==> flow/design.v <==
module clk_div(
    input clk,
    input rst,
    output reg tick_1hz
    );
    parameter CLK_FREQ = 1000; 
    reg [31:0] cnt; 
    always @(posedge clk or posedge rst) begin
        if (rst) begin
            cnt <= 0;
            tick_1hz <= 0;
        end 
        else begin
            if (cnt >= CLK_FREQ - 1) begin
                cnt <= 0;
                tick_1hz <= 1;
            end 
            else begin
                cnt <= cnt + 1;
                tick_1hz <= 0; 
            end
        end
    end
endmodule
module time_counter(
    input clk,
    input rst,
    input tick_1hz,
    input adjust,    
    input up,        
    input up_ten,    
    output reg [3:0] cur_h_ten, cur_h_one,
    output reg [3:0] cur_m_ten, cur_m_one,
    output reg [3:0] cur_s_ten, cur_s_one,
    output reg [1:0] adjust_mode,
    output reg led4, led6, led8
    );
    reg prev_adjust, prev_up, prev_up_ten;
    wire adjust_pulse, up_pulse, up_ten_pulse;
    always @(posedge clk) begin
        prev_adjust <= adjust;
        prev_up     <= up;
        prev_up_ten <= up_ten;
    end
    assign adjust_pulse = adjust & (~prev_adjust);
    assign up_pulse     = up & (~prev_up);
    assign up_ten_pulse = up_ten & (~prev_up_ten);
    always @(posedge clk or posedge rst) begin
        if(rst) adjust_mode <= 0;
        else if(adjust_pulse) begin
            if(adjust_mode >= 3) adjust_mode <= 0;
            else adjust_mode <= adjust_mode + 1;
        end
    end
    always @(*) begin
        case(adjust_mode)
            2'd0: {led4, led6, led8} = 3'b111;  
            2'd1: {led4, led6, led8} = 3'b001;  
            2'd2: {led4, led6, led8} = 3'b010;  
            2'd3: {led4, led6, led8} = 3'b100;  
            default: {led4, led6, led8} = 3'b111;
        endcase
    end
    always @(posedge clk or posedge rst) begin
        if(rst) begin
            {cur_h_ten, cur_h_one} <= 0;
            {cur_m_ten, cur_m_one} <= 0;
            {cur_s_ten, cur_s_one} <= 0;
        end
        else begin
            if(adjust_mode == 0 && tick_1hz) begin
                if(cur_s_one == 9) begin
                    cur_s_one <= 0;
                    if(cur_s_ten == 5) begin
                        cur_s_ten <= 0;
                        if(cur_m_one == 9) begin
                            cur_m_one <= 0;
                            if(cur_m_ten == 5) begin
                                cur_m_ten <= 0;
                                if(cur_h_ten == 2 && cur_h_one == 3) begin
                                    cur_h_ten <= 0; cur_h_one <= 0;
                                end else if(cur_h_one == 9) begin
                                    cur_h_one <= 0; cur_h_ten <= cur_h_ten + 1;
                                end else begin
                                    cur_h_one <= cur_h_one + 1;
                                end
                            end else cur_m_ten <= cur_m_ten + 1;
                        end else cur_m_one <= cur_m_one + 1;
                    end else cur_s_ten <= cur_s_ten + 1;
                end else cur_s_one <= cur_s_one + 1;
            end
            else if(up_pulse) begin
                case(adjust_mode)
                    2'd1: begin  
                        if(cur_s_one == 9) begin
                             cur_s_one <= 0;
                             if(cur_s_ten == 5) cur_s_ten <= 0;
                              else cur_s_ten <= cur_s_ten + 1;
                        end else cur_s_one <= cur_s_one + 1;
                    end
                    2'd2: begin  
                        if(cur_m_one == 9) begin
                             cur_m_one <= 0;
                             if(cur_m_ten == 5) cur_m_ten <= 0; 
                             else cur_m_ten <= cur_m_ten + 1;
                        end else cur_m_one <= cur_m_one + 1;
                    end
                    2'd3: begin  
                        if(cur_h_ten == 2 && cur_h_one == 3) begin
                            cur_h_ten <= 0; cur_h_one <= 0;
                        end else if(cur_h_one == 9) begin
                            cur_h_one <= 0; cur_h_ten <= cur_h_ten + 1;
                        end else begin
                            cur_h_one <= cur_h_one + 1;
                        end
                    end
                endcase
            end
            else if(up_ten_pulse) begin
                case(adjust_mode)
                    2'd1: begin 
                        if(cur_s_ten >= 5) cur_s_ten <= 0;
                        else cur_s_ten <= cur_s_ten + 1;
                    end
                    2'd2: begin 
                        if(cur_m_ten >= 5) cur_m_ten <= 0;
                        else cur_m_ten <= cur_m_ten + 1;
                    end
                    2'd3: begin 
                        if(cur_h_ten == 2) begin
                            cur_h_ten <= 0;
                            cur_h_one <= cur_h_one + 6;
                        end
                        else if(cur_h_ten == 1 && cur_h_one >= 4) begin
                            cur_h_ten <= 0;
                            cur_h_one <= cur_h_one - 4;
                        end
                        else begin
                            cur_h_ten <= cur_h_ten + 1;
                        end
                    end
                endcase
            end
        end
    end
endmodule
module time_converter(
    input [3:0] h_ten, h_one, 
    input world_clock, h24,
    input usa, england, spain,
    output reg [3:0] disp_h_ten, disp_h_one,
    output reg am, pm
    );
    integer k_time;  
    integer w_time;  
    always @(*) begin
        k_time = h_ten * 10 + h_one;
        w_time = k_time; 
        if (world_clock) begin
            if (usa) begin      
                w_time = k_time - 14;
                if (w_time < 0) w_time = w_time + 24; 
            end
            else if (england) begin 
                w_time = k_time - 9;
                if (w_time < 0) w_time = w_time + 24;
            end
            else if (spain) begin   
                w_time = k_time - 8;
                if (w_time < 0) w_time = w_time + 24;
            end
        end
        am = 0; 
        pm = 0;
        if (h24 || world_clock) begin
        end
        else begin
            if (w_time < 12) begin
                am = 1; pm = 0;
                if (w_time == 0) w_time = 12;
            end
            else begin
                am = 0; pm = 1;
                if (w_time > 12) w_time = w_time - 12;
            end
        end
        disp_h_ten = w_time / 10;
        disp_h_one = w_time % 10;
    end
endmodule
module stopwatch(
    input clk, rst,
    input enable_mode, 
    input btn_start,
    input btn_reset,
    output reg [3:0] m_ten, m_one,
    output reg [3:0] s_ten, s_one,
    output reg [3:0] ms_ten, ms_one,
    output reg [3:0] lap_m10, lap_m1,
    output reg [3:0] lap_s10, lap_s1,
    output reg [3:0] lap_ms10, lap_ms1
    );
reg [18:0] cnt_div;
    wire tick_10ms;
    assign tick_10ms = (cnt_div == 10 - 1);
    always @(posedge clk or posedge rst) begin
        if(rst) cnt_div <= 0;
        else if(tick_10ms) cnt_div <= 0;
        else cnt_div <= cnt_div + 1;
    end
    reg prev_start, prev_reset;
    wire start_pulse = btn_start & ~prev_start;
    wire reset_pulse = btn_reset & ~prev_reset;
    always @(posedge clk) begin
        prev_start <= btn_start;
        prev_reset <= btn_reset;
    end
    reg running; 
    always @(posedge clk or posedge rst) begin
        if(rst) begin
            {m_ten, m_one, s_ten, s_one, ms_ten, ms_one} <= 0;
            {lap_m10, lap_m1, lap_s10, lap_s1, lap_ms10, lap_ms1} <= 0;
            running <= 0;
        end
        else if(enable_mode) begin 
            if(start_pulse) begin
                running <= ~running;
                if (running) begin
                    lap_m10 <= m_ten; lap_m1 <= m_one;
                    lap_s10 <= s_ten; lap_s1 <= s_one;
                    lap_ms10 <= ms_ten; lap_ms1 <= ms_one;
                end
            end
            if(reset_pulse) begin
                running <= 0;
                {m_ten, m_one, s_ten, s_one, ms_ten, ms_one} <= 0;
                {lap_m10, lap_m1, lap_s10, lap_s1, lap_ms10, lap_ms1} <= 0;
            end
            if(running && tick_10ms) begin
                if(ms_one == 9) begin
                    ms_one <= 0;
                    if(ms_ten == 9) begin
                        ms_ten <= 0;
                        if(s_one == 9) begin
                            s_one <= 0;
                            if(s_ten == 5) begin
                                s_ten <= 0;
                                if(m_one == 9) begin
                                    m_one <= 0;
                                    if(m_ten == 5) m_ten <= 0;
                                    else m_ten <= m_ten + 1;
                                end else m_one <= m_one + 1;
                            end else s_ten <= s_ten + 1;
                        end else s_one <= s_one + 1;
                    end else ms_ten <= ms_ten + 1;
                end else ms_one <= ms_one + 1;
            end
        end
    end
endmodule
module timer(
    input clk, rst,
    input enable_mode,
    input btn_start,
    input btn_min,
    input btn_sec,
    input btn_clear,
    input btn_stop_alarm,
    output reg [3:0] tm_m10, tm_m1,
    output reg [3:0] tm_s10, tm_s1,
    output reg [3:0] set_m10, set_m1,
    output reg [3:0] set_s10, set_s1,
    output reg alarm_on
    );
    reg [31:0] cnt;
    wire tick_1hz;
    parameter CLK_FREQ = 1000;
    assign tick_1hz = (cnt == CLK_FREQ - 1);
    always @(posedge clk or posedge rst) begin
        if(rst) cnt <= 0;
        else if(cnt >= CLK_FREQ - 1) cnt <= 0; 
        else cnt <= cnt + 1;
    end
    reg prev_start, prev_min, prev_sec, prev_clear, prev_stop;
    wire start_pulse = btn_start & ~prev_start;
    wire min_pulse   = btn_min   & ~prev_min;
    wire sec_pulse   = btn_sec   & ~prev_sec;
    wire clear_pulse = btn_clear & ~prev_clear;
    wire stop_pulse  = btn_stop_alarm & ~prev_stop;
    always @(posedge clk) begin
        prev_start <= btn_start; prev_min <= btn_min; prev_sec <= btn_sec;
        prev_clear <= btn_clear; prev_stop <= btn_stop_alarm;
    end
    reg running; 
    wire is_zero = (tm_m10==0 && tm_m1==0 && tm_s10==0 && tm_s1==0);
    always @(posedge clk or posedge rst) begin
        if(rst) begin
            {tm_m10, tm_m1, tm_s10, tm_s1} <= 0;
            {set_m10, set_m1, set_s10, set_s1} <= 0;
            running <= 0; alarm_on <= 0;
        end
        else if(enable_mode) begin
            if (alarm_on && stop_pulse) begin 
                alarm_on <= 0; 
                running <= 0; 
            end
            else if (clear_pulse) begin
                {tm_m10, tm_m1, tm_s10, tm_s1} <= 0;
                {set_m10, set_m1, set_s10, set_s1} <= 0;
                running <= 0; alarm_on <= 0;
            end
            else if(!running && !alarm_on) begin
                if(min_pulse) begin 
                    if(tm_m1 == 9) begin 
                        tm_m1<=0; tm_m10<=tm_m10+1; 
                        set_m1<=0; set_m10<=set_m10+1; 
                    end 
                    else begin 
                        tm_m1 <= tm_m1 + 1;
                        set_m1 <= set_m1 + 1;          
                    end
                end
                if(sec_pulse) begin 
                    if(tm_s10 == 5) begin
                        tm_s10 <= 0; 
                        set_s10 <= 0;                  
                    end 
                    else begin
                        tm_s10 <= tm_s10 + 1;
                        set_s10 <= set_s10 + 1;        
                    end
                    tm_s1 <= 0; set_s1 <= 0; 
                end
            end
            if(start_pulse && !alarm_on && !is_zero) running <= ~running;
            if(running && tick_1hz) begin
                if(is_zero) begin 
                    running <= 0; 
                    alarm_on <= 1; 
                end
                else begin
                    if(tm_s1 == 0) begin
                        tm_s1 <= 9;
                        if(tm_s10 == 0) begin
                            tm_s10 <= 5;
                            if(tm_m1 == 0) begin
                                tm_m1 <= 9;
                                if(tm_m10 > 0) tm_m10 <= tm_m10 - 1;
                            end else tm_m1 <= tm_m1 - 1;
                        end else tm_s10 <= tm_s10 - 1;
                    end else tm_s1 <= tm_s1 - 1;
                end
            end
        end
        else begin 
            alarm_on <= 0; 
            running <= 0; 
        end
    end
endmodule
module alarm(
    input clk, rst,
    input enable_set,
    input btn_min,
    input btn_hour,
    input btn_stop,
    input btn_toggle,
    input btn_clear,
    input [3:0] cur_h_ten, cur_h_one,
    input [3:0] cur_m_ten, cur_m_one,
    input [3:0] cur_s_ten, cur_s_one,
    output reg [3:0] al_h_ten, al_h_one,
    output reg [3:0] al_m_ten, al_m_one,
    output reg alarm_trigger, 
    output reg alarm_enabled  
    );
    reg prev_min, prev_hour, prev_stop, prev_toggle, prev_clear;
    wire min_pulse    = btn_min    & ~prev_min;
    wire hour_pulse   = btn_hour   & ~prev_hour;
    wire stop_pulse   = btn_stop   & ~prev_stop;
    wire toggle_pulse = btn_toggle & ~prev_toggle;
    wire clear_pulse  = btn_clear  & ~prev_clear;
    always @(posedge clk) begin
        prev_min    <= btn_min;
        prev_hour   <= btn_hour;
        prev_stop   <= btn_stop;
        prev_toggle <= btn_toggle;
        prev_clear  <= btn_clear;
    end
    always @(posedge clk or posedge rst) begin
        if(rst) begin
            {al_h_ten, al_h_one, al_m_ten, al_m_one} <= 0;
            alarm_enabled <= 0; 
        end
        else begin
            if (toggle_pulse) alarm_enabled <= ~alarm_enabled;
            if(enable_set) begin
                if(clear_pulse) begin
                    {al_h_ten, al_h_one, al_m_ten, al_m_one} <= 0;
                end
                if(min_pulse) begin 
                    if(al_m_one == 9) begin al_m_one <= 0;
                    if(al_m_ten == 5) al_m_ten <= 0; 
                    else al_m_ten <= al_m_ten + 1; end 
                    else al_m_one <= al_m_one + 1;
                end
                if(hour_pulse) begin 
                     if(al_h_ten == 2 && al_h_one == 3) begin al_h_ten <= 0;
                     al_h_one <= 0; end 
                     else if(al_h_one == 9) begin al_h_one <= 0;
                     al_h_ten <= al_h_ten + 1; end 
                     else al_h_one <= al_h_one + 1;
                end
            end
        end
    end
    reg is_ringing; 
    always @(posedge clk or posedge rst) begin
        if (rst) is_ringing <= 0;
        else begin
            if (!alarm_enabled || (is_ringing && stop_pulse)) is_ringing <= 0;
            else if (alarm_enabled && !enable_set && !is_ringing) begin
                if ({cur_h_ten, cur_h_one, cur_m_ten, cur_m_one} == {al_h_ten, al_h_one, al_m_ten, al_m_one} &&
                    cur_s_ten == 0 && cur_s_one == 0) is_ringing <= 1; 
            end
        end
    end
    always @(*) alarm_trigger = is_ringing;
endmodule
module display_controller(
    input clk,
    input rst, 
    input [3:0] h_ten, h_one, 
    input [3:0] m_ten, m_one, 
    input [3:0] s_ten, s_one,
    input world_clock, use_alarm,
    input usa, england, spain,
    output reg [7:0] seg_com,  
    output reg [7:0] seg_data, 
    output reg [7:0] seg7
    );
    reg [19:0] seg_clk_div;
    wire seg_scan_clk;
    assign seg_scan_clk = seg_clk_div[1]; 
    always @(posedge clk or posedge rst) begin
        if (rst) seg_clk_div <= 0;
        else seg_clk_div <= seg_clk_div + 1;
    end
    reg [2:0] seg_scan_cnt;
    wire seg_scan_en = (seg_clk_div[1:0] == 2'b01);
    always @(posedge clk or posedge rst) begin
        if (rst) seg_scan_cnt <= 0;
        else if (seg_scan_en) begin
            if (seg_scan_cnt == 5) seg_scan_cnt <= 0;
            else seg_scan_cnt <= seg_scan_cnt + 1;
        end
    end
    reg [3:0] current_digit;
    always @(*) begin
        seg_data = 8'b1111_1111; 
        case (seg_scan_cnt)
            3'd0: begin
                seg_com = 8'b1101_1111; 
                current_digit = h_ten;
            end
            3'd1: begin
                seg_com = 8'b1110_1111;
                current_digit = h_one;
            end
            3'd2: begin
                seg_com = 8'b1111_0111;
                current_digit = m_ten;
            end
            3'd3: begin
                seg_com = 8'b1111_1011; 
                current_digit = m_one;
            end
            3'd4: begin
                seg_com = 8'b1111_1101; 
                current_digit = s_ten;
            end
            3'd5: begin
                seg_com = 8'b1111_1110; 
                current_digit = s_one;
            end
            default: begin
                seg_com = 8'b1111_1111;
                current_digit = 4'd0;
            end
        endcase
        case (current_digit)
            4'h0: seg_data[6:0] = ~7'b100_0000;
            4'h1: seg_data[6:0] = ~7'b111_1001;
            4'h2: seg_data[6:0] = ~7'b010_0100;
            4'h3: seg_data[6:0] = ~7'b011_0000;
            4'h4: seg_data[6:0] = ~7'b001_1001;
            4'h5: seg_data[6:0] = ~7'b001_0010;
            4'h6: seg_data[6:0] = ~7'b000_0010;
            4'h7: seg_data[6:0] = ~7'b111_1000;
            4'h8: seg_data[6:0] = ~7'b000_0000;
            4'h9: seg_data[6:0] = ~7'b001_0000;
            default: seg_data[6:0] = 7'b000_0000;
        endcase
        if (seg_scan_cnt == 3'd1 || seg_scan_cnt == 3'd3) 
             seg_data[7] = 1'b1;
        else 
             seg_data[7] = 1'b0;
    end 
    always @(posedge clk or posedge rst) begin
        if(rst) seg7 <= 8'b0000_0000; 
        else begin
            if(world_clock) begin
                if(usa)      
                    seg7 <= 8'b0011_1110; 
                else if(england) 
                    seg7 <= 8'b0111_1001; 
                else if(spain)   
                    seg7 <= 8'b0110_1101; 
                else 
                    seg7 <= 8'b0000_0000; 
            end
            else 
                seg7 <= 8'b0000_0000;
        end
    end
endmodule
module lcd_controller(
    input clk, rst,     
    input h24, world_clock,
    input sw_stopwatch, sw_timer, sw_alarm_set,
    input alarm_enabled,
    input usa, england, spain, 
    input [3:0] stp_m10, stp_m1, stp_s10, stp_s1, stp_ms10, stp_ms1,
    input [3:0] set_m10, set_m1, set_s10, set_s1,
    input [3:0] al_h10, al_h1, al_m10, al_m1,
    output reg LCD_RS, LCD_RW, LCD_E,
    output reg [7:0] LCD_DATA
    );
    reg [31:0] lcd_clk_div;
    wire lcd_tick;
    assign lcd_tick = (lcd_clk_div == 3 - 1);
    always @(posedge clk or posedge rst) begin
        if (rst) lcd_clk_div <= 0;
        else if (lcd_tick) lcd_clk_div <= 0;
        else lcd_clk_div <= lcd_clk_div + 1;
    end
    always @(posedge clk or posedge rst) begin
        if (rst) LCD_E <= 0;
        else if (lcd_clk_div < 1) LCD_E <= 1; 
        else LCD_E <= 0;
    end
    reg [7:0] lcd_state;
    reg [7:0] lcd_data_reg;
    reg lcd_rs_reg;
    reg [4:0] char_idx; 
    always @(posedge clk or posedge rst) begin
        if (rst) begin
            lcd_state <= 0;
            LCD_RW <= 0; LCD_RS <= 0; LCD_DATA <= 8'h00;
            char_idx <= 0;
            lcd_rs_reg <= 0; lcd_data_reg <= 8'h00;
        end 
        else begin
            if (lcd_tick) begin 
                case (lcd_state)
                    0:  begin lcd_rs_reg <= 0; lcd_data_reg <= 8'h38; lcd_state <= 1; end 
                    1:  begin lcd_state <= 2; end 
                    2:  begin lcd_rs_reg <= 0; lcd_data_reg <= 8'h38; lcd_state <= 3; end 
                    3:  begin lcd_state <= 4; end
                    4:  begin lcd_rs_reg <= 0; lcd_data_reg <= 8'h0C; lcd_state <= 5; end 
                    5:  begin lcd_state <= 6; end
                    6:  begin lcd_rs_reg <= 0; lcd_data_reg <= 8'h01; lcd_state <= 7; end 
                    7:  begin lcd_state <= 8; end
                    8:  begin lcd_rs_reg <= 0; lcd_data_reg <= 8'h06; lcd_state <= 9; end 
                    9:  begin lcd_state <= 10; end
                    10: begin lcd_rs_reg <= 0; lcd_data_reg <= 8'h80; char_idx <= 0; lcd_state <= 11; end 
                    11: begin 
                        lcd_rs_reg <= 1;
                        if (sw_stopwatch) begin
                            case(char_idx)
                                0: lcd_data_reg <= "M"; 1: lcd_data_reg <= "O"; 2: lcd_data_reg <= "D"; 3: lcd_data_reg <= "E";
                                4: lcd_data_reg <= " "; 5: lcd_data_reg <= ":"; 6: lcd_data_reg <= " ";
                                7: lcd_data_reg <= "S"; 8: lcd_data_reg <= "T"; 9: lcd_data_reg <= "O"; 10: lcd_data_reg <= "P"; 
                                11: lcd_data_reg <= "W"; 12: lcd_data_reg <= "A"; 13: lcd_data_reg <= "T"; 14: lcd_data_reg <= "C"; 15: lcd_data_reg <= "H";
                            endcase
                        end
                        else if (sw_timer) begin
                            case(char_idx)
                                0: lcd_data_reg <= "M"; 1: lcd_data_reg <= "O"; 2: lcd_data_reg <= "D"; 3: lcd_data_reg <= "E";
                                4: lcd_data_reg <= " "; 5: lcd_data_reg <= ":"; 6: lcd_data_reg <= " ";
                                7: lcd_data_reg <= "T"; 8: lcd_data_reg <= "I"; 9: lcd_data_reg <= "M"; 10: lcd_data_reg <= "E"; 
                                11: lcd_data_reg <= "R"; 12: lcd_data_reg <= " "; 13: lcd_data_reg <= " "; 14: lcd_data_reg <= " "; 15: lcd_data_reg <= " ";
                            endcase
                        end
                        else if (sw_alarm_set) begin
                            case(char_idx)
                                0: lcd_data_reg <= "A"; 1: lcd_data_reg <= "L"; 2: lcd_data_reg <= "A"; 3: lcd_data_reg <= "R"; 
                                4: lcd_data_reg <= "M"; 5: lcd_data_reg <= " "; 6: lcd_data_reg <= "S"; 7: lcd_data_reg <= "E"; 
                                8: lcd_data_reg <= "T"; 9: lcd_data_reg <= " "; 10: lcd_data_reg <= ":"; 11: lcd_data_reg <= " "; 
                                12: lcd_data_reg <= (alarm_enabled) ? "O" : "O";
                                13: lcd_data_reg <= (alarm_enabled) ? "N" : "F";
                                14: lcd_data_reg <= (alarm_enabled) ? " " : "F";
                                15: lcd_data_reg <= " ";
                            endcase
                        end
                        else begin
                            case(char_idx)
                                0: lcd_data_reg <= "M"; 1: lcd_data_reg <= "O"; 2: lcd_data_reg <= "D"; 3: lcd_data_reg <= "E";
                                4: lcd_data_reg <= " "; 5: lcd_data_reg <= ":"; 6: lcd_data_reg <= " ";
                                7: lcd_data_reg <= (h24) ? "2" : "1";
                                8: lcd_data_reg <= (h24) ? "4" : "2"; 
                                9: lcd_data_reg <= "H"; 
                                10: lcd_data_reg <= " "; 11: lcd_data_reg <= "T"; 12: lcd_data_reg <= "Y"; 13: lcd_data_reg <= "P"; 14: lcd_data_reg <= "E"; 15: lcd_data_reg <= " ";
                            endcase
                        end
                        if(char_idx < 15) char_idx <= char_idx + 1;
                        else lcd_state <= 12;
                    end
                    12: begin lcd_rs_reg <= 0; lcd_data_reg <= 8'hC0; char_idx <= 0; lcd_state <= 13; end 
                    13: begin
                        lcd_rs_reg <= 1;
                        if (sw_stopwatch) begin
                            case(char_idx)
                                0: lcd_data_reg <= "L"; 1: lcd_data_reg <= "A"; 2: lcd_data_reg <= "P"; 
                                3: lcd_data_reg <= " "; 4: lcd_data_reg <= ":"; 5: lcd_data_reg <= " ";
                                6: lcd_data_reg <= stp_m10 + "0"; 7: lcd_data_reg <= stp_m1 + "0";
                                8: lcd_data_reg <= ":";  
                                9: lcd_data_reg <= stp_s10 + "0"; 10: lcd_data_reg <= stp_s1 + "0";
                                11: lcd_data_reg <= ":";  
                                12: lcd_data_reg <= stp_ms10 + "0"; 13: lcd_data_reg <= stp_ms1 + "0";
                                14: lcd_data_reg <= " "; 15: lcd_data_reg <= " ";
                            endcase
                        end
                        else if (sw_timer) begin
                            case(char_idx)
                                0: lcd_data_reg <= "S"; 1: lcd_data_reg <= "E"; 2: lcd_data_reg <= "T"; 
                                3: lcd_data_reg <= " "; 4: lcd_data_reg <= ":"; 5: lcd_data_reg <= " ";
                                6: lcd_data_reg <= set_m10 + "0"; 7: lcd_data_reg <= set_m1 + "0";
                                8: lcd_data_reg <= ":";
                                9: lcd_data_reg <= set_s10 + "0"; 10: lcd_data_reg <= set_s1 + "0";
                                default: lcd_data_reg <= " "; 
                            endcase
                        end
                        else if (sw_alarm_set) begin
                            case(char_idx)
                                0: lcd_data_reg <= "T"; 1: lcd_data_reg <= "I"; 2: lcd_data_reg <= "M"; 3: lcd_data_reg <= "E"; 
                                4: lcd_data_reg <= " "; 5: lcd_data_reg <= ":"; 6: lcd_data_reg <= " ";
                                7: lcd_data_reg <= al_h10 + "0"; 8: lcd_data_reg <= al_h1 + "0";
                                9: lcd_data_reg <= ":";
                                10: lcd_data_reg <= al_m10 + "0"; 11: lcd_data_reg <= al_m1 + "0";
                                default: lcd_data_reg <= " ";
                            endcase
                        end
                        else begin
                            case(char_idx)
                                0: lcd_data_reg <= "Z"; 1: lcd_data_reg <= "O"; 2: lcd_data_reg <= "N"; 3: lcd_data_reg <= "E";
                                4: lcd_data_reg <= " "; 5: lcd_data_reg <= ":"; 6: lcd_data_reg <= " ";
                                default: begin
                                    if (world_clock && usa) begin
                                        case(char_idx)
                                            7: lcd_data_reg <= "U"; 8: lcd_data_reg <= "S"; 9: lcd_data_reg <= "A"; 10: lcd_data_reg <= " "; 
                                            11: lcd_data_reg <= "("; 12: lcd_data_reg <= "N"; 13: lcd_data_reg <= "Y"; 14: lcd_data_reg <= ")"; 15: lcd_data_reg <= " ";
                                        endcase
                                    end
                                    else if (world_clock && england) begin
                                        case(char_idx)
                                            7: lcd_data_reg <= "U"; 8: lcd_data_reg <= "K"; 9: lcd_data_reg <= " "; 10: lcd_data_reg <= "("; 
                                            11: lcd_data_reg <= "L"; 12: lcd_data_reg <= "O"; 13: lcd_data_reg <= "N"; 14: lcd_data_reg <= ")"; 15: lcd_data_reg <= " ";
                                        endcase
                                    end
                                    else if (world_clock && spain) begin
                                        case(char_idx)
                                            7: lcd_data_reg <= "S"; 8: lcd_data_reg <= "P"; 9: lcd_data_reg <= "A"; 10: lcd_data_reg <= "I"; 
                                            11: lcd_data_reg <= "N"; 12: lcd_data_reg <= " "; 13: lcd_data_reg <= " "; 14: lcd_data_reg <= " "; 15: lcd_data_reg <= " ";
                                        endcase
                                    end
                                    else begin
                                        case(char_idx)
                                            7: lcd_data_reg <= "K"; 8: lcd_data_reg <= "O"; 9: lcd_data_reg <= "R"; 10: lcd_data_reg <= "E"; 
                                            11: lcd_data_reg <= "A"; 12: lcd_data_reg <= " "; 13: lcd_data_reg <= " "; 14: lcd_data_reg <= " "; 15: lcd_data_reg <= " ";
                                        endcase
                                    end
                                end
                            endcase
                        end
                        if(char_idx < 15) char_idx <= char_idx + 1; 
                        else lcd_state <= 14; 
                    end
                    14: begin lcd_rs_reg <= 0; lcd_data_reg <= 8'h02; lcd_state <= 15; end 
                    15: begin lcd_state <= 10; end 
                    default: lcd_state <= 0;
                endcase
                LCD_RS <= lcd_rs_reg;
                LCD_DATA <= lcd_data_reg;
                LCD_RW <= 0; 
            end
        end
    end
endmodule
module clock(
    input clk,
    input rst,
    input adjust, up, up_ten,
    input h24, world_clock,
    input usa, england, spain,
    input sw_stopwatch,
    input sw_timer,
    input sw_alarm_set,
    input btn_stp_start,
    input btn_stp_reset,
    input btn_alarm_toggle,
    input btn_alarm_stop,
    output [7:0] seg_data, seg_com, seg7,
    output am, pm,
    output led4, led6, led8, 
    output LCD_RS, LCD_RW, LCD_E,
    output [7:0] LCD_DATA,
    output [3:0] rgb_r,
    output piezo_out 
    );
    wire tick_1hz;
    wire [1:0] adjust_mode;
    wire [3:0] cur_h_ten, cur_h_one, cur_m_ten, cur_m_one, cur_s_ten, cur_s_one;
    wire [3:0] disp_h_ten, disp_h_one; 
    wire [3:0] stp_m10, stp_m1, stp_s10, stp_s1, stp_ms10, stp_ms1;
    wire [3:0] stp_run_m10, stp_run_m1, stp_run_s10, stp_run_s1, stp_run_ms10, stp_run_ms1;
    wire [3:0] stp_lap_m10, stp_lap_m1, stp_lap_s10, stp_lap_s1, stp_lap_ms10, stp_lap_ms1;
    wire [3:0] tm_m10, tm_m1, tm_s10, tm_s1;
    wire [3:0] tm_set_m10, tm_set_m1, tm_set_s10, tm_set_s1;
    wire timer_alarm_on; 
    wire [3:0] al_h10, al_h1, al_m10, al_m1;
    wire real_alarm_trig; 
    wire alarm_is_on;     
    reg [3:0] final_h_ten, final_h_one, final_m_ten, final_m_one, final_s_ten, final_s_one;
    clk_div u_clk_div( .clk(clk), .rst(rst), .tick_1hz(tick_1hz) );
    time_counter u_counter(
        .clk(clk), .rst(rst), .tick_1hz(tick_1hz),
        .adjust( adjust & ~sw_stopwatch & ~sw_timer & ~sw_alarm_set ), 
        .up(     up     & ~sw_stopwatch & ~sw_timer & ~sw_alarm_set ), 
        .up_ten( up_ten & ~sw_stopwatch & ~sw_timer & ~sw_alarm_set ),
        .cur_h_ten(cur_h_ten), .cur_h_one(cur_h_one),
        .cur_m_ten(cur_m_ten), .cur_m_one(cur_m_one),
        .cur_s_ten(cur_s_ten), .cur_s_one(cur_s_one),
        .adjust_mode(adjust_mode),
        .led4(led4), .led6(led6), .led8(led8) 
    );
    time_converter u_converter(
        .h_ten(cur_h_ten), .h_one(cur_h_one),
        .world_clock(world_clock), .h24(h24),
        .usa(usa), .england(england), .spain(spain),
        .disp_h_ten(disp_h_ten), .disp_h_one(disp_h_one),
        .am(am), .pm(pm)
    );
    stopwatch u_stopwatch(
        .clk(clk), .rst(rst),
        .enable_mode(sw_stopwatch),
        .btn_start(btn_stp_start), .btn_reset(btn_stp_reset),
        .m_ten(stp_run_m10), .m_one(stp_run_m1),
        .s_ten(stp_run_s10), .s_one(stp_run_s1),
        .ms_ten(stp_run_ms10), .ms_one(stp_run_ms1),
        .lap_m10(stp_lap_m10), .lap_m1(stp_lap_m1),
        .lap_s10(stp_lap_s10), .lap_s1(stp_lap_s1),
        .lap_ms10(stp_lap_ms10), .lap_ms1(stp_lap_ms1)
    );
   timer u_timer(
        .clk(clk), .rst(rst),
        .enable_mode(sw_timer),
        .btn_start(adjust),
        .btn_min(up_ten),
        .btn_sec(up),
        .btn_clear(btn_stp_reset),
        .btn_stop_alarm(btn_alarm_stop),
        .tm_m10(tm_m10), .tm_m1(tm_m1), 
        .tm_s10(tm_s10), .tm_s1(tm_s1),
        .set_m10(tm_set_m10), .set_m1(tm_set_m1), 
        .set_s10(tm_set_s10),
        .set_s1(tm_set_s1),
        .alarm_on(timer_alarm_on)
    );
    alarm u_alarm(
        .clk(clk), .rst(rst),
        .enable_set(sw_alarm_set), 
        .btn_min(up),              
        .btn_hour(up_ten),         
        .btn_stop(btn_alarm_stop),     
        .btn_toggle(btn_alarm_toggle), 
        .btn_clear(btn_stp_reset),     
        .cur_h_ten(cur_h_ten), .cur_h_one(cur_h_one),
        .cur_m_ten(cur_m_ten), .cur_m_one(cur_m_one),
        .cur_s_ten(cur_s_ten), .cur_s_one(cur_s_one),
        .al_h_ten(al_h10), .al_h_one(al_h1),
        .al_m_ten(al_m10), .al_m_one(al_m1),
        .alarm_trigger(real_alarm_trig),
        .alarm_enabled(alarm_is_on) 
    );
    always @(*) begin
        if (sw_stopwatch) begin 
            final_h_ten = stp_run_m10;  final_h_one = stp_run_m1;
            final_m_ten = stp_run_s10;  final_m_one = stp_run_s1;
            final_s_ten = stp_run_ms10; final_s_one = stp_run_ms1;
        end
        else if (sw_timer) begin
            final_h_ten = 0;        final_h_one = 0;
            final_m_ten = tm_m10;   final_m_one = tm_m1;
            final_s_ten = tm_s10;   final_s_one = tm_s1;
        end
        else if (sw_alarm_set) begin
            final_h_ten = al_h10;   final_h_one = al_h1; 
            final_m_ten = al_m10;   final_m_one = al_m1;
            final_s_ten = 0;        final_s_one = 0;
        end
        else begin
            final_h_ten = disp_h_ten; final_h_one = disp_h_one;
            final_m_ten = cur_m_ten;  final_m_one = cur_m_one;
            final_s_ten = cur_s_ten;  final_s_one = cur_s_one;
        end
    end
    reg [15:0] piezo_cnt;
    reg piezo_wave;
    always @(posedge clk or posedge rst) begin
        if(rst) begin piezo_cnt <= 0; piezo_wave <= 0; end
        else begin
            piezo_wave <= ~piezo_wave; 
        end
    end
    assign piezo_out = (timer_alarm_on | real_alarm_trig) ? piezo_wave : 1'b0;
    reg [8:0] blink_cnt; 
    always @(posedge clk or posedge rst) begin
        if(rst) blink_cnt <= 0; else blink_cnt <= blink_cnt + 1;
    end
    wire blink_sig = blink_cnt[8]; 
    wire blink_red = (timer_alarm_on | real_alarm_trig) ? blink_sig : 1'b0; 
    assign rgb_r = {blink_red, blink_red, blink_red, blink_red}; 
    display_controller u_display(
        .clk(clk), .rst(rst),
        .h_ten(final_h_ten), .h_one(final_h_one),
        .m_ten(final_m_ten), .m_one(final_m_one),
        .s_ten(final_s_ten), .s_one(final_s_one),
        .world_clock(world_clock), .use_alarm(1'b0),
        .usa(usa), .england(england), .spain(spain),
        .seg_com(seg_com), .seg_data(seg_data), .seg7(seg7)
    );
    lcd_controller u_lcd(
        .clk(clk), .rst(rst),
        .h24(h24), .world_clock(world_clock),
        .sw_stopwatch(sw_stopwatch),
        .sw_timer(sw_timer),
        .sw_alarm_set(sw_alarm_set), 
        .alarm_enabled(alarm_is_on), 
        .usa(usa), .england(england), .spain(spain),
        .stp_m10(stp_lap_m10), .stp_m1(stp_lap_m1),
        .stp_s10(stp_lap_s10), .stp_s1(stp_lap_s1),
        .stp_ms10(stp_lap_ms10), .stp_ms1(stp_lap_ms1),
        .set_m10(tm_set_m10), .set_m1(tm_set_m1),
        .set_s10(tm_set_s10), .set_s1(tm_set_s1),
        .al_h10(al_h10), .al_h1(al_h1),
        .al_m10(al_m10), .al_m1(al_m1),
        .LCD_RS(LCD_RS), .LCD_RW(LCD_RW),
        .LCD_E(LCD_E), .LCD_DATA(LCD_DATA)
    );
endmodule
# Reports on clock
# The steps from the RTL of clock to its reports follow in flow order.
# Lines are those of the file above, counted from 1.
# Operators: Yosys type, input widths -> output width; for muxes data width and select width s.
# Cell names lack the library's common part.
# Not given: --
# inputs
top_module,clock
clock,clk
library,sky130hd
corner,tt_025C_1v80

# Elaborated design
# Counts by Yosys on the flattened word-level netlist (proc, flatten, opt, wreduce; memories kept). Register bits leave out memories and registers merged into their read ports (data or address). Print and check cells are left out. Cells with the same type and inputs are merged into one.
# Memory sizes are those after Yosys's memory passes, which may raise the word count (mostly to a power of two), join words into wider ones and drop unused or constant bits.
# word_totals
rom_bits,112
reg_bits,326
out_inout_bits,45
mem_count,1
elab_cells,631
inputBits,17
# classes
cmp,14
n_eq,85
muxes,269
n_logic,38
mul,1
n_addsub,59
reduce_logical,99
n_div,2
# memory_table
name,words,word_bits,read_ports,wr,line,rtl
(name not given),16,7,1,0,491,case (current_digit)
# op_table
cell,count
$mux 4,189
$mux 32,14
$pmux 8 s9,3
$pmux 8 s12,2
$pmux 8 s8,3
$div 32x5->32 const B,1
$mod 32x5->32 const B,1
$pmux 8 s6,3
$lt 32x1->1 const B,4
$sub 32x5->32 const B,4
$pmux 8 s15,1
$mux 8,14
$pmux 8 s13,1
$add 4x6->7 const B,14
$add 32x1->32 const B,3
$add 32x6->32 const B,3
$add 4x1->4 const B,22
$pmux 8 s11,1
$ge 32x10->1 const B,2
$eq 8x4->1 const B,8
$eq 4x4->1 const B,10
$eq 5x4->1 const B,8
$pmux 6 s6,1
$ne 16x16->1 const B,2
$eq 32x10->1 const B,1
$eq 32x2->1 const B,1
$add 32x4->32,1
$gt 32x5->1 const B,1
# Not listed: further kinds 78, cells in them 249.

# Depth
# Longest topological path by Yosys (ltp), each cell counted once; first at word level (registers and memories cut), then after technology mapping (sequential cells cut; the memories' decode and read muxes count).
# logic_depth
ltp_word,18
abc_area,0
mapped_depth,51
depth_no_buf,47

# Synthesis result
# The flow's flattened synthesis, as Yosys stat reports it; memories are mapped. The netlist is that of the ABC_AREA named above (0 if unset); the other value can give another one.
# The area totals of this step are shown rounded.
# types
type,count,area_total_um2
dfrtp_1,298,7.46E+03
nand2_1,343,1.29E+03
ha_1,82,1.03E+03
o21ai_0,181,905.869
nor2_1,211,792.01
xnor2_1,89,779.498
a21oi_1,125,625.6
nand3_1,113,565.542
xor2_1,46,402.886
clkbuf_1,96,360.346
mux2i_1,32,320.307
inv_1,82,307.795
nor3_1,55,275.264
mux2_2,24,270.259
nand4_1,41,256.496
a31oi_1,37,231.472
a22oi_1,30,225.216
nand2b_1,36,225.216
# Not listed: further types 98, cells in them 572.
# mapped
cell_count,2493
yosys_area_um2,21100
seq_area_um2,7680
flip_flops,309
n_buf,128
# By module: a second synthesis without flattening, with its own total; a netlist apart from the flattened one above.
# unflattened
cells_unflattened,3080
hier_area_um2,26000
# Rows give one instance, submodules left out.
# modules
module,n_cells,area_um2,seq_area_um2,n_inst
time_converter,1062,6970,0.0,1
lcd_controller,660,5740,1800,1
stopwatch,354,3460,1740,1
timer,330,3220,1650,1
time_counter,202,1950,711,1
alarm,140,1360,551,1
clk_div,81,1160,826,1
clock,132,1070,250,1
display_controller,119,1060,250,1

# Worst setup path after synthesis
# OpenSTA on the mapped netlist: ideal clock, no wires. The path of least setup slack (recovery checks aside). Input and output delay are each 20% of the period. Register names are those of the netlist, which keeps one name where synthesis merged equal registers.
# synth_timing
path_kind,input-to-output
startpoint,in usa
endpoint,out seg_data[3]
delay_ps,7978
slack_ps,4022
input_delay_ps,4000
n_path_buf,5
driving_pins,42
period_ps,20000
output_delay_ps,4000
arrival_ps,11978
t_first_pin_ps,4000
required_time_ps,16000
period_less_setup_slack_ps,15978
# "delay_ps" = arrival - input delay + setup time.
# A path that ends at an output port has no setup time.
# "driving_pins" counts driving pins, that of a launching flip-flop among them; a cell with two outputs on the path counts twice.
# "period_less_setup_slack_ps" = period - worst setup slack (recovery checks aside). The figure is calculated, with input and output delays left at 20% of the set period.
# Between the ends stands the longest chain of elaborated cells between them, by number of cells; it is not shown to be the way that was timed. Of several equally long chains one is given.
# A line is the first line of the expression or statement that the cell stems from. Yosys adds cells for indexed reads and writes and turns some case tables into memories.
# A memory read counts as a cell of the chain, while the word-level depth stops at memories.
# synth_via
path_cell_list,clkbuf_1 -> buf_1 -> a21oi_1 -> nor2_1 -> nor2_1 -> a21oi_1 -> inv_1 -> ha_1 -> nor3_1 -> nand3_1 -> nand2_1 -> a21oi_1 -> a311oi_4 -> a21bo_1 -> mux2_4 -> or2_1 -> buf_2 -> a31oi_1 -> [... 6 more ...] -> a221o_1 -> inv_1 -> ha_1 -> nor3b_1 -> a221oi_1 -> o211ai_1 -> o22ai_2 -> o2111ai_4 -> xor2_1 -> ha_1 -> a22o_1 -> nand3_1 -> o31ai_1 -> a311o_1 -> inv_1 -> ha_1 -> mux2_1 -> mux2i_1
elab_chain_cells,12
cone_cells,20
cone_lines,13
classes_between,add/sub: 1; div: 2; compare: 2; mux: 13; reduce/logical: 1; memory: 1
# synth_lines
item,line,rtl
from (decl),705,"input usa, england, spain,"
$mux 32,160,if (usa) begin
$mux 32,159,if (world_clock) begin
$sub 32x5->32,184,if (w_time > 12) w_time = w_time - 12;
$mux 32,184,
$mux 32,178,if (w_time < 12) begin
$mux 32,175,if (h24 || world_clock) begin
$mod 32x5->32,188,disp_h_one = w_time % 10;
$mux 4,807,else if (sw_alarm_set) begin
$mux 4,802,else if (sw_timer) begin
$mux 4,797,if (sw_stopwatch) begin
$pmux 4 s6,461,case (seg_scan_cnt)
$mem_v2 16x7,491,case (current_digit)
to (decl),713,"output [7:0] seg_data, seg_com, seg7,"

# Timing after layout
# Path of least setup slack in the final report of flow run 1 (OpenROAD, finished layout, wires in). Where an end is a register, its clock arrival counts in the times.
# The path's times are printed in steps of 10 ps; the period is the one set.
# layout_timing
path_kind,reg-to-output
startpoint,reg u_counter.cur_h_ten[1]
endpoint,out seg_data[3]
driving_pins,47
output_delay_ps,2300
period_ps,11500
n_path_buf,2
required_time_ps,9200
arrival_ps,10220
slack_ps,-1020
t_first_pin_ps,610
# Between the ends stands the longest chain of elaborated cells between them, by number of cells; it is not shown to be the way that was timed. Of several equally long chains one is given.
# A memory read counts as a cell of the chain, while the word-level depth stops at memories.
# A register here has more assigning lines than the two given.
# layout_via
path_cell_list,dfrtp_2 -> ha_4 -> ha_4 -> inv_2 -> fa_2 -> nor2b_4 -> a21o_1 -> nor2_4 -> inv_2 -> ha_4 -> buf_6 -> nand2_4 -> nor2_2 -> ha_1 -> or3_4 -> o31a_1 -> o221ai_2 -> nand3_2 -> [... 11 more ...] -> inv_2 -> ha_4 -> nor3b_4 -> a221oi_2 -> o211ai_1 -> o22ai_2 -> o2111ai_4 -> xor2_1 -> ha_2 -> a22o_1 -> nand3_1 -> o31ai_2 -> a311o_2 -> inv_2 -> ha_4 -> mux2_4 -> mux2i_4 -> buf_2
elab_chain_cells,19
cone_cells,36
cone_lines,22
classes_between,add/sub: 8; mul: 1; div: 2; compare: 5; mux: 18; reduce/logical: 1; memory: 1
# layout_lines
item,line,rtl
from (decl),32,"output reg [3:0] cur_h_ten, cur_h_one,"
from (assign),81,cur_h_ten <= 0; cur_h_one <= 0;
from (assign),139,cur_h_ten <= cur_h_ten + 1;
$mul 4x3->7,157,k_time = h_ten * 10 + h_one;
$add 32x4->32,157,
$sub 32x5->32,169,w_time = k_time - 8;
$lt 32x1->1,170,if (w_time < 0) w_time = w_time + 24;
$mux 32,170,
$mux 32,168,else if (spain) begin
$mux 32,164,else if (england) begin
[... 5 more ...],--,
$mux 32,175,if (h24 || world_clock) begin
$mod 32x5->32,188,disp_h_one = w_time % 10;
$mux 4,807,else if (sw_alarm_set) begin
$mux 4,802,else if (sw_timer) begin
$mux 4,797,if (sw_stopwatch) begin
$pmux 4 s6,461,case (seg_scan_cnt)
$mem_v2 16x7,491,case (current_digit)
to (decl),713,"output [7:0] seg_data, seg_com, seg7,"

# Module clock, platform sky130hd: 6 stored runs of the flow (Yosys, OpenROAD) with differing settings, in no particular order. Input and output delays are each 20% of the period that was set; the output load is 0.01 pF.
# "timing.achieved_period_ps" is the run's clock period less its worst setup slack. It is reckoned from that one timing run; input and output delays stay at 20% of the period that was set.
# "worst_setup_path_time_ps": the worst setup path's part of the clock period (all of it between registers, 20% less for each end at a port) less its slack. A launch clock that arrives late makes it longer, a capture clock that arrives late makes it shorter.
# "worst_setup_path_time_ps" is given in steps of 10 ps.
# The results are shown rounded.
# Among the settings, . means not set for that run.
run,ABC_AREA,CORE_ASPECT_RATIO,CORE_UTILIZATION,CTS_CLUSTER_DIAMETER,CTS_CLUSTER_SIZE,GPL_ROUTABILITY_DRIVEN,HOLD_SLACK_MARGIN,PLACE_DENSITY,SETUP_SLACK_MARGIN,period_ns,CAP_MARGIN,CORE_MARGIN,SLEW_MARGIN,GPL_TIMING_DRIVEN,MAX_ROUTING_LAYER,PLACE_DENSITY_LB_ADDON,MIN_ROUTING_LAYER,worst_setup_path_time_ps,timing.worst_path_kind,final_die_area_um2,final_setup_ws_ps,hold_worst_slack_ps,fin_util_pct,final_setup_tns_ps,timing.achieved_period_ps,layout_stdcell_area_um2,yosys_chip_area_um2
flow run 1,0,0.56,17,255,87,1,-0.07,0.82,1.5,11.5,20,2,20,.,.,.,.,10220,reg-to-output,127000,-1020,416,22.0,-6510,12520,27000,21100
flow run 2,1,0.56,17,95,32,1,.,.,1.5,13.3,20,5,30,0,met4,0.06,.,7430,input-to-output,131000,554,420,21.7,0,12746,26600,21000
flow run 3,.,.,40,.,.,.,.,.,.,18.6,20,2,20,.,.,.,.,10290,input-to-output,54500,872,405,45.2,0,17728,23700,21100
flow run 4,.,.,40,.,.,.,.,.,.,28.4,20,2,20,.,.,.,.,10180,input-to-output,54500,6860,407,45.2,0,21536,23700,21100
flow run 5,0,1.13,17,95,32,1,.,.,0.77,13.3,20,2,30,0,met4,0.06,met2,10460,reg-to-output,127000,180,408,22.2,0,13120,27300,21100
flow run 6,0,.,52,.,33,.,.,.,4.92,20.3,20,6,20,.,.,.,met1,7260,input-to-output,45500,4920,400,61.4,0,15383,24500,21100
